==> flow/design.v <==
module dummydecoder(
    input [31:0] instr,       
    output reg [5:0] op,      
    output reg [4:0] rs1,     
    output reg [4:0] rs2,     
    output reg [4:0] rd,      
    input  [31:0] r_rv2,      
    output reg [31:0] rv2,    
    output reg we             
);
    always @* begin
        case({instr[14:12], instr[6:0]})
            10'b0000010011 : begin op = 0; rv2 = {{20{instr[31]}},instr[31:20]}; we = 1;end			 
            10'b0100010011 : begin op = 1; rv2 = {{20{instr[31]}},instr[31:20]}; we = 1;end			 
            10'b0110010011 : begin op = 2; rv2 = {{20{instr[31]}},instr[31:20]}; we = 1;end			 
            10'b1000010011 : begin op = 3; rv2 = {{20{instr[31]}},instr[31:20]}; we = 1;end			 
            10'b1100010011 : begin op = 4; rv2 = {{20{instr[31]}},instr[31:20]}; we = 1;end			 
            10'b1110010011 : begin op = 5; rv2 = {{20{instr[31]}},instr[31:20]}; we = 1;end			 
            10'b0010010011 : begin op = 6; rv2 = {{20{instr[31]}},instr[31:20]}; we = 1;end			 
            10'b1010010011 : begin op = instr[30] ? 8 : 7;  rv2 = instr[24:20]; we = 1;end	 
            10'b0000110011 : begin op = instr[30] ? 10 : 9; rv2 = r_rv2; we = 1;end	 
		    10'b0010110011 : begin op = 11; rv2 = r_rv2; we = 1;end			    
		    10'b0100110011 : begin op = 12; rv2 = r_rv2; we = 1;end			    
		    10'b0110110011 : begin op = 13; rv2 = r_rv2; we = 1;end			    
		    10'b1000110011 : begin op = 14; rv2 = r_rv2; we = 1;end			    
            10'b1010110011 : begin op = instr[30] ? 16 : 15; rv2 = r_rv2; we = 1;end	 
		    10'b1100110011 : begin op = 17; rv2 = r_rv2; we = 1;end			    
		    10'b1110110011 : begin op = 18; rv2 = r_rv2; we = 1;end			    
            10'b0000000011 : begin op = 19; rv2 = r_rv2; we = 1;end             
            10'b0010000011 : begin op = 20; rv2 = r_rv2; we = 1;end             
            10'b0100000011 : begin op = 21; rv2 = r_rv2; we = 1;end             
            10'b1000000011 : begin op = 22; rv2 = r_rv2; we = 1;end             
            10'b1010000011 : begin op = 23; rv2 = r_rv2; we = 1;end             
            10'b0000100011 : begin op = 24; rv2 = r_rv2; we = 0;end             
            10'b0010100011 : begin op = 25; rv2 = r_rv2; we = 0;end             
            10'b0100100011 : begin op = 26; rv2 = r_rv2; we = 0;end             
            10'b0001100011 : begin op = 31; rv2 = r_rv2; we = 0;end             
            10'b0011100011 : begin op = 32; rv2 = r_rv2; we = 0;end             
            10'b1001100011 : begin op = 33; rv2 = r_rv2; we = 0;end             
            10'b1011100011 : begin op = 34; rv2 = r_rv2; we = 0;end             
            10'b1101100011 : begin op = 35; rv2 = r_rv2; we = 0;end             
            10'b1111100011 : begin op = 36; rv2 = r_rv2; we = 0;end             
            10'b0001100111 : begin op = 30; rv2 = r_rv2; we = 1;end             
            default:begin
                 case (instr[6:0])
            7'b1101111 : begin op = 29; rv2 = r_rv2; we = 1;end             
            7'b0110111 : begin op = 27; rv2 = r_rv2; we = 1;end             
            7'b0010111 : begin op = 28; rv2 = r_rv2; we = 1;end             
                     default:begin op = 0; we = 0;rv2=r_rv2; end
        endcase
            end
	endcase
     rs1 = instr [19:15];
     rs2 = instr [24:20];
     rd  = instr [11:7];
    end
endmodule
module alu32(
    input [5:0] op,       
    input [31:0] rv1,     
    input [31:0] rv2,     
    output reg [31:0] rvout,   
    input [31:0] drdata,
    output reg [31:0] dwdata,
    output reg [3:0] dwe,
    input [31:0] daddr,
    input [31:0] iaddr,
    input [31:0] instr
);
    always @* begin
        case(op)
            0 : begin rvout = rv1 + rv2; dwe = 0; dwdata = 0; end   
            1 : begin rvout = $signed(rv1) < $signed(rv2); dwe = 0; dwdata = 0;end  
            2 : begin rvout = rv1 < rv2; dwe = 0; dwdata = 0;end  
            3 : begin rvout = rv1 ^ rv2; dwe = 0; dwdata = 0;end  
            4 : begin rvout = rv1 | rv2; dwe = 0; dwdata = 0;end  
            5 : begin rvout = rv1 & rv2; dwe = 0; dwdata = 0;end  
            6 : begin rvout = rv1 << rv2[4:0]; dwe = 0; dwdata = 0;end  
            7 : begin rvout = rv1 >> rv2[4:0]; dwe = 0; dwdata = 0;end  
            8 : begin rvout = $signed(rv1) >>> rv2[4:0]; dwe = 0; dwdata = 0;end  
            9 : begin rvout = rv1 + rv2; dwe = 0; dwdata = 0;end  
            10: begin rvout = rv1 - rv2; dwe = 0; dwdata = 0;end  
            11: begin rvout = rv1 << rv2[4:0]; dwe = 0; dwdata = 0;end  
            12: begin rvout = $signed(rv1) < $signed(rv2); dwe = 0; dwdata = 0;end  
            13: begin rvout = rv1 < rv2; dwe = 0; dwdata = 0;end  
            14: begin rvout = rv1 ^ rv2; dwe = 0; dwdata = 0;end  
            15: begin rvout = rv1 >> rv2[4:0]; dwe = 0; dwdata = 0;end  
            16: begin rvout = $signed(rv1) >>> rv2[4:0]; dwe = 0; dwdata = 0;end  
            17: begin rvout = rv1 | rv2; dwe = 0; dwdata = 0;end  
            18: begin rvout = rv1 & rv2; dwe = 0; dwdata = 0;end  
            19 : begin dwe = 0;dwdata = 0;            
            case (daddr[1:0])
                2'b00: rvout = {{24{drdata[7]}}, drdata[7:0]};    
                2'b01: rvout = {{24{drdata[15]}}, drdata[15:8]};  
                2'b10: rvout = {{24{drdata[23]}}, drdata[23:16]};
                2'b11: rvout = {{24{drdata[31]}}, drdata[31:24]};
                default : rvout = {{24{drdata[7]}}, drdata[7:0]};
            endcase
                end                                                      
            20 : begin  dwe = 0; dwdata = 0;
                case (daddr[1:0])
                    2'b00: rvout = {{16{drdata[15]}}, drdata[15:0]};
                    2'b10: rvout = {{16{drdata[31]}}, drdata[31:16]};
                    default : rvout = {{16{drdata[15]}}, drdata[15:0]};
                endcase
                end                                                      
            21 : begin rvout = drdata; dwe = 0; dwdata = 0; end                          
            22 : begin dwe = 0;dwdata = 0; 
                case (daddr[1:0])
                    2'b00: rvout = {{24{1'b0}}, drdata[7:0]};
                    2'b01: rvout = {{24{1'b0}}, drdata[15:8]};
                    2'b10: rvout = {{24{1'b0}}, drdata[23:16]};
                    2'b11: rvout = {{24{1'b0}}, drdata[31:24]};
                    default : rvout = {{24{1'b0}}, drdata[7:0]};
                endcase
                end                                                      
            23 : begin dwe = 0; dwdata = 0; 
                case (daddr[1:0])
                    2'b00: rvout = {{16{1'b0}}, drdata[15:0]};
                    2'b10: rvout = {{16{1'b0}}, drdata[31:16]};
                    default : rvout = {{16{1'b0}}, drdata[15:0]};
                endcase
                end                                                     
            24 : begin dwdata = {4{rv2[7:0]}}; rvout = 0;
                case(daddr[1:0])
                    2'b00: dwe = 4'b0001;         
                    2'b01: dwe = 4'b0010;         
                    2'b10: dwe = 4'b0100;         
                    2'b11: dwe = 4'b1000;         
                    default : dwe = 4'b0001; 
                endcase 
            end                                                             
            25 : begin dwdata = {2{rv2[15:0]}}; rvout = 0;
                case(daddr[1:0])
                    2'b00: dwe = 4'b0011;        
                    2'b10: dwe = 4'b1100;
                    default : dwe = 4'b0011;
                endcase
            end                                                              
            26 : begin dwdata = rv2; dwe = 4'b1111; rvout = 0; end                      
            27: begin rvout = {instr[31:12],{12{1'b0}}}; dwe = 0; dwdata = 0;end  
            28: begin rvout = iaddr + {instr[31:12],{12{1'b0}}}; dwe = 0; dwdata = 0;end  
            29: begin rvout = iaddr +4; dwe = 0; dwdata = 0;end  
            30: begin rvout = iaddr +4; dwe = 0; dwdata = 0;end  
            31: begin dwe = 0; dwdata = 0; rvout = 0; end       
            32: begin dwe = 0; rvout = 0; dwdata = 0; end  
            33: begin dwe = 0; rvout = 0; dwdata = 0; end  
            34: begin dwe = 0; rvout = 0; dwdata = 0; end  
            35: begin dwe = 0; rvout = 0; dwdata = 0; end  
            36: begin dwe = 0; rvout = 0; dwdata = 0; end  
            default : begin rvout =0; dwe = 0; dwdata = 0; end 
        endcase
    end
endmodule
module regfile(
    input [4:0] rs1,      
    input [4:0] rs2,      
    input [4:0] rd,       
    input we,             
    input [31:0] wdata,   
    output reg [31:0] rv1,    
    output reg [31:0] rv2,    
    input clk,             
    input [5:0] op,
    input [31:0] instr,
    output reg [31:0] daddr,
    input [31:0] iaddr
);
    reg [31:0] memory [0:31];
    always @* begin
        rv1 = (rs1 == 0) ? 32'd0 : memory[rs1];
        rv2 = (rs2 == 0) ? 32'd0 : memory[rs2];
        case(op)
            19,20,21,22,
            23: daddr = rv1 + {{20{instr[31]}},instr[31:20]};
            24,25,
            26: daddr = rv1 + {{ 20{instr[31]}},instr[31:25],instr[11:7]};
            default : daddr = 0;   
        endcase 
    end
    always @(posedge clk) begin   
        if(we == 1 & rd!= 0) begin
            memory[rd] <= wdata;
         end
    end
endmodule
module cpu (
    input clk, 
    input reset,
    output reg [31:0] iaddr,
    input [31:0] idata,
    output reg [31:0] daddr,
    input [31:0] drdata,
    output reg [31:0] dwdata,
    output reg [3:0] dwe
);
    wire [31:0] daddr1, dwdata1;  
    wire [3:0] dwe1;
    wire [5:0] op;
    wire [31:0] rv1, rv2, rvout, r_rv2, wdata;
    wire [4:0] rs1, rs2, rd;
    wire we;
    alu32 u1(
        .op(op),
        .rv1(rv1),            
        .rv2(rv2),
        .rvout(rvout),
        .drdata(drdata),      
        .dwdata(dwdata1),     
        .dwe(dwe1),
        .daddr(daddr1),
        .iaddr(iaddr),
        .instr(idata)
    );
    regfile u2(
        .rs1(rs1),
        .rs2(rs2),
        .rd(rd),
        .we(we),
        .wdata(rvout),
        .rv1(rv1),
        .rv2(r_rv2),
        .clk(clk),
        .op(op),
        .instr(idata),
        .daddr(daddr1)
    );
    dummydecoder u3(
        .instr(idata),
        .op(op),
        .rs1(rs1),
        .rs2(rs2),
        .rd(rd),
        .r_rv2(r_rv2),
        .rv2(rv2),
        .we(we)
    );
    always @* begin
        if (reset) begin
           daddr = 0;
           dwdata = 0;
           dwe = 0;
        end
        else begin
           daddr = daddr1;
           dwdata = dwdata1;
           dwe = dwe1;
        end
    end
    wire [31:0] imm_j = {{12{idata[31]}},idata[19:12],idata[20],idata[30:21],1'b0};
    wire [31:0] imm_b = {{20{idata[31]}},idata[7],idata[30:25],idata[11:8],1'b0};
    wire [31:0] jalr_t = rv1 + {{20{idata[31]}},idata[31:20]};
    reg  [31:0] pc_next;
    always @* begin  
        case(op)
            29 : pc_next = iaddr + imm_j;  
            30 : pc_next = {jalr_t[31:1], 1'b0};  
            31 : pc_next = (rv1 == rv2) ? iaddr + imm_b : iaddr + 4;  
            32 : pc_next = (rv1 != rv2) ? iaddr + imm_b : iaddr + 4;  
            33 : pc_next = ($signed(rv1) < $signed(rv2)) ? iaddr + imm_b : iaddr + 4;  
            34 : pc_next = ($signed(rv1) >= $signed(rv2)) ? iaddr + imm_b : iaddr + 4;  
            35 : pc_next = (rv1 < rv2) ? iaddr + imm_b : iaddr + 4;  
            36 : pc_next = (rv1 >= rv2) ? iaddr + imm_b : iaddr + 4;  
            default : pc_next = iaddr + 4;
        endcase
    end       
    always @(posedge clk) begin  
        if (reset) begin
            iaddr <= 0;
        end else begin
            iaddr <= pc_next;
        end
    end
endmodule
# == Tool chain data of cpu ==
# Module cpu before and after one edit of its RTL, step after step.
# Lines under "before" count in the file above, lines under "after" in the edited file.
# "delta" is "after" less "before", of the values as shown.
# Operators: Yosys type, input widths -> output width; for muxes data width and select width s.
# Cell names lack the library's common part.
# Not given: n/a
# design
design,cpu
clk_port,clk
library,sky130hd
lib_corner,tt_025C_1v80

# == The edit ==
# Unified diff, file above to edited file.
# This change comes from a script, not from a designer. The edited design behaves differently; no optimisation was intended.
# begin of diff
@@ -74,5 +74,5 @@
             2 : begin rvout = rv1 < rv2; dwe = 0; dwdata = 0;end  
             3 : begin rvout = rv1 ^ rv2; dwe = 0; dwdata = 0;end  
-            4 : begin rvout = rv1 | rv2; dwe = 0; dwdata = 0;end  
+            4 : begin rvout = rv1 & rv2; dwe = 0; dwdata = 0;end  
             5 : begin rvout = rv1 & rv2; dwe = 0; dwdata = 0;end  
             6 : begin rvout = rv1 << rv2[4:0]; dwe = 0; dwdata = 0;end  
# end of diff

# == Elaborated design ==
# Yosys after proc, flatten, opt, wreduce and memory -nomap, before mapping. Enables and synchronous resets that opt folds into registers are not counted as muxes. Memory bits, and registers merged into a memory's read port (data or address), are not among the register bits. Print and check cells are not counted.
# Memory sizes are those after Yosys's memory passes, which may raise the word count (mostly to a power of two), join words into wider ones and drop unused or constant bits.
# word_totals
element,before,after,delta
out_inout_bits,100,100,0
wordCells,152,151,-1
memories,1,1,0
reg_bits,32,32,0
mem_bits_rw,1024,1024,0
input_bits,66,66,0
# classes
element,before,after,delta
n_mux,33,33,0
cmp,6,6,0
n_eq,75,75,0
shifts,3,3,0
n_reduce_logical,21,20,-1
addsub,8,8,0
bitwise,4,4,0
# mem_list
element,before,after
mem_shapes,u2.memory 32 x 32 bit 2R1W,u2.memory 32 x 32 bit 2R1W
# ops
cell,before,after,delta
$reduce_or 2->1,10,8,-2
$reduce_or 3->1,2,3,1
# Operator kinds equal on both sides are left out: 56.

# == Logic depth ==
# Depth = most cells in a row (Yosys ltp): at word level without a register or memory, in the mapped netlist without a sequential cell, where the memories' decode and read muxes count.
# logic_depth
element,before,after,delta
ltp_word,10,10,0
abc_area,0,0,n/a
mapped_depth,28,27,-1
ltp_nobuf,20,20,0

# == After synthesis ==
# Yosys stat after the flow's synthesis: flattened, memories mapped to cells. It holds for the ABC_AREA given above (unset counts as 0); a run with the other value may have another netlist.
# mapped
element,before,after,delta
buf_cells,403,386,-17
cells,5329,5238,-91
seq_area_um2,31370.1,31370.1,0.0
yosys_area_um2,67180.7,66561.3,-619.4
flip_flops,1055,1055,0
# types
cell_type,before,after,delta
mux2i_1,257,193,-64
a211oi_1,83,49,-34
nor2b_1,58,24,-34
nor2_1,356,385,29
buf_1,20,46,26
buf_2,112,89,-23
clkbuf_1,232,212,-20
nor3_1,74,94,20
or3_1,33,15,-18
nor4_1,31,13,-18
mux2_2,62,76,14
nand2_1,308,321,13
xnor2_1,85,98,13
o221ai_1,18,31,13
mux4_2,511,523,12
a22oi_1,44,56,12
xor2_1,53,43,-10
a221o_1,18,8,-10
# Cell types equal on both sides are left out: 19.
# Not every row of either side is listed.
# By module: a second synthesis without flattening, with its own total; a netlist apart from the flattened one above.
# unflattened
element,before,after,delta
hier_cells,5287,5265,-22
hier_area_um2,69251.4,69542.9,291.5
# Rows give one instance, submodules left out.
# by_module_before
mod,mod_seq_area_um2,instances,mod_area_um2,n_cells
regfile,30749.5,1,48746.8,2268
alu32,0.0,1,11638.7,1761
cpu,620.6,1,7688.6,1090
dummydecoder,0.0,1,1177.4,168
# by_module_after
mod,mod_seq_area_um2,instances,mod_area_um2,n_cells
regfile,30749.5,1,48746.8,2268
alu32,0.0,1,11930.2,1739
cpu,620.6,1,7688.6,1090
dummydecoder,0.0,1,1177.4,168

# == Worst setup path after synthesis ==
# OpenSTA on the mapped netlist: ideal clock, no wires. The path of least setup slack (recovery checks aside). Input and output delay are each 20% of the period. Register names are those of the netlist, which keeps one name where synthesis merged equal registers.
# synth_timing
element,before,after,delta
kind,input -> output,input -> output,n/a
startpoint,input idata[17],input idata[15],n/a
endpoint,output daddr[28],output daddr[19],n/a
t_first_pin_ps,2200,2200,0
n_path_buf,7,4,-3
required_time_ps,8800,8800,0
stages,23,20,-3
period_ps,11000,11000,0
t_arrival_ps,6830,6960,130
delay_ps,4630,4760,130
in_delay_ps,2200,2200,0
out_delay_ps,2200,2200,0
path_slack_ps,1970,1840,-130
synth_period_reached_ps,9030,9160,130
# "delay_ps" is the arrival time less input delay plus setup time.
# At an output port there is no setup time.
# "stages" counts driving pins, that of a launching flip-flop among them; a cell with two outputs on the path counts twice.
# "synth_period_reached_ps" = period - worst setup slack (recovery checks aside). The figure is calculated, with input and output delays left at 20% of the set period.
# The rows between start and end are the longest chain of elaborated cells between them; the timing report does not say that the signal goes this way. Where chains are equally long, one stands for them.
# A line is the first line of the expression or statement that the cell stems from. Yosys adds cells for indexed reads and writes and turns some case tables into memories.
# A memory read counts as a cell of the chain, while the word-level depth stops at memories.
# synth_via_before
cell_sequence,buf_4 > buf_2 > buf_2 > buf_2 > buf_2 > buf_2 > a211oi_1 > nor4_1 > ha_1 > inv_1 > fa_1 > nor2b_1 > o21ai_0 > a21boi_0 > o21ai_0 > nand2b_1 > buf_1 > a21o_1 > a21oi_1 > o21ai_0 > a31oi_1 > o22ai_1 > mux2_2
elab_chain_len,5
cone_cells,7
classes_between,add/sub (2); mux (3); reduce/logical (1); memory (1)
# synth_rtl_before
element,line_no,text
from (decl),191,"input [31:0] idata,"
$mem_v2 32x32,169,reg [31:0] memory [0:31];
$mux 32,171,rv1 = (rs1 == 0) ? 32'd0 : memory[rs1];
$add 32x32->32,177,"26: daddr = rv1 + {{ 20{instr[31]}},instr[31:25],instr[11:7]};"
$pmux 32 s2,173,case(op)
$mux 32,239,if (reset) begin
to (decl),192,"output reg [31:0] daddr,"
# synth_via_after
cell_sequence,buf_2 > buf_4 > buf_4 > buf_2 > mux2_2 > a221oi_1 > a21oi_1 > o2111ai_1 > inv_1 > ha_1 > a21o_1 > a21oi_1 > o21ai_0 > and2_1 > o41ai_1 > o21ai_0 > a21oi_1 > xnor2_1 > nand2_1 > o21ai_0
elab_chain_len,5
cone_cells,7
classes_between,add/sub (2); mux (3); reduce/logical (1); memory (1)
# synth_rtl_after
element,line_no,text
from (decl),191,"input [31:0] idata,"
$mem_v2 32x32,169,reg [31:0] memory [0:31];
$mux 32,171,rv1 = (rs1 == 0) ? 32'd0 : memory[rs1];
$add 32x32->32,177,"26: daddr = rv1 + {{ 20{instr[31]}},instr[31:25],instr[11:7]};"
$pmux 32 s2,173,case(op)
$mux 32,239,if (reset) begin
to (decl),192,"output reg [31:0] daddr,"

# == Path in the finished layout ==
# Path of least setup slack in the final report of each run of pair 1 (OpenROAD, finished layout, wires in). Where an end is a register, its clock arrival counts in the times.
# The report prints the path's times to 10 ps; the period is as set.
# layout_timing
element,before,after,delta
kind,input -> output,input -> output,n/a
startpoint,input idata[18],input idata[17],n/a
endpoint,output daddr[28],output daddr[25],n/a
out_delay_ps,2200,2200,0
n_path_buf,5,3,-2
t_first_pin_ps,2200,2200,0
t_arrival_ps,8260,8410,150
stages,20,15,-5
required_time_ps,8800,8800,0
path_slack_ps,540,390,-150
period_ps,11000,11000,0
in_delay_ps,2200,2200,0
# The rows between start and end are the longest chain of elaborated cells between them; the timing report does not say that the signal goes this way. Where chains are equally long, one stands for them.
# A memory read counts as a cell of the chain, while the word-level depth stops at memories.
# layout_via_before
cell_sequence,buf_2 > or3b_2 > buf_4 > buf_4 > o22ai_1 > or3_1 > a211oi_1 > nor4_2 > buf_4 > ha_1 > a21boi_0 > o21ai_0 > nand2b_1 > a21o_1 > a21oi_1 > o21ai_0 > a31oi_1 > o22ai_1 > mux2_2 > clkdlybuf4s50_1
elab_chain_len,5
cone_cells,7
classes_between,add/sub (2); mux (3); reduce/logical (1); memory (1)
# layout_rtl_before
element,line_no,text
from (decl),191,"input [31:0] idata,"
$mem_v2 32x32,169,reg [31:0] memory [0:31];
$mux 32,171,rv1 = (rs1 == 0) ? 32'd0 : memory[rs1];
$add 32x32->32,177,"26: daddr = rv1 + {{ 20{instr[31]}},instr[31:25],instr[11:7]};"
$pmux 32 s2,173,case(op)
$mux 32,239,if (reset) begin
to (decl),192,"output reg [31:0] daddr,"
# layout_via_after
cell_sequence,buf_2 > or3_2 > buf_4 > o22ai_1 > a211o_1 > o221ai_1 > inv_1 > ha_1 > nand4_1 > nor3_2 > nand3_1 > o21ai_0 > a22oi_1 > o21ai_0 > clkdlybuf4s50_1
elab_chain_len,5
cone_cells,7
classes_between,add/sub (2); mux (3); reduce/logical (1); memory (1)
# layout_rtl_after
element,line_no,text
from (decl),191,"input [31:0] idata,"
$mem_v2 32x32,169,reg [31:0] memory [0:31];
$mux 32,171,rv1 = (rs1 == 0) ? 32'd0 : memory[rs1];
$add 32x32->32,177,"26: daddr = rv1 + {{ 20{instr[31]}},instr[31:25],instr[11:7]};"
$pmux 32 s2,173,case(op)
$mux 32,239,if (reset) begin
to (decl),192,"output reg [31:0] daddr,"

# == Flow runs ==
# Both versions went through the flow (Yosys, OpenROAD) with the same settings in each pair. Constraints: input delay and output delay 20% of the set period each, output load 0.01 pF.
# flow_settings_pair_1
CORE_UTILIZATION,40
PLACE_DENSITY,0.6
period_ns,11.0
CAP_MARGIN,20
CORE_MARGIN,2
SLEW_MARGIN,20
# results_pair_1
element,before,after,delta
final_die_area_um2,171247.0,169682.0,-1565.0
util_pct,45.6,45.9,0.3
fin_hold_ws_ps,811,822,11
ys_area_um2,67180.7,66561.3,-619.4
final_stdcell_area_um2,76183.1,75805.2,-377.9
achievedPeriod_ps,10458,10613,155
totalPower_w,0.012188,0.01223,0.000042
worst_setup_slack_ps,542,387,-155
# flow_settings_pair_2
CELL_PAD_IN_SITES_GLOBAL_PLACEMENT,2
CORE_UTILIZATION,39
MAX_ROUTING_LAYER,met5
SETUP_SLACK_MARGIN,0.04
SLEW_MARGIN,15
period_ns,8.09
CAP_MARGIN,20
CORE_MARGIN,2
# results_pair_2
element,before,after,delta
final_die_area_um2,175595.0,173989.0,-1606.0
util_pct,47.9,48.1,0.2
fin_hold_ws_ps,708,782,74
ys_area_um2,67180.7,66561.3,-619.4
final_stdcell_area_um2,82041.2,81500.7,-540.5
achievedPeriod_ps,7994,8033,39
totalPower_w,0.01778,0.017559,-0.000221
worst_setup_slack_ps,96,57,-39
# "achievedPeriod_ps" means the clock period less the worst setup slack. The figure is calculated, with input and output delays left at 20% of the set period.
# "totalPower_w" rests on the timing tool's default activity at the inputs, not on a simulated workload.
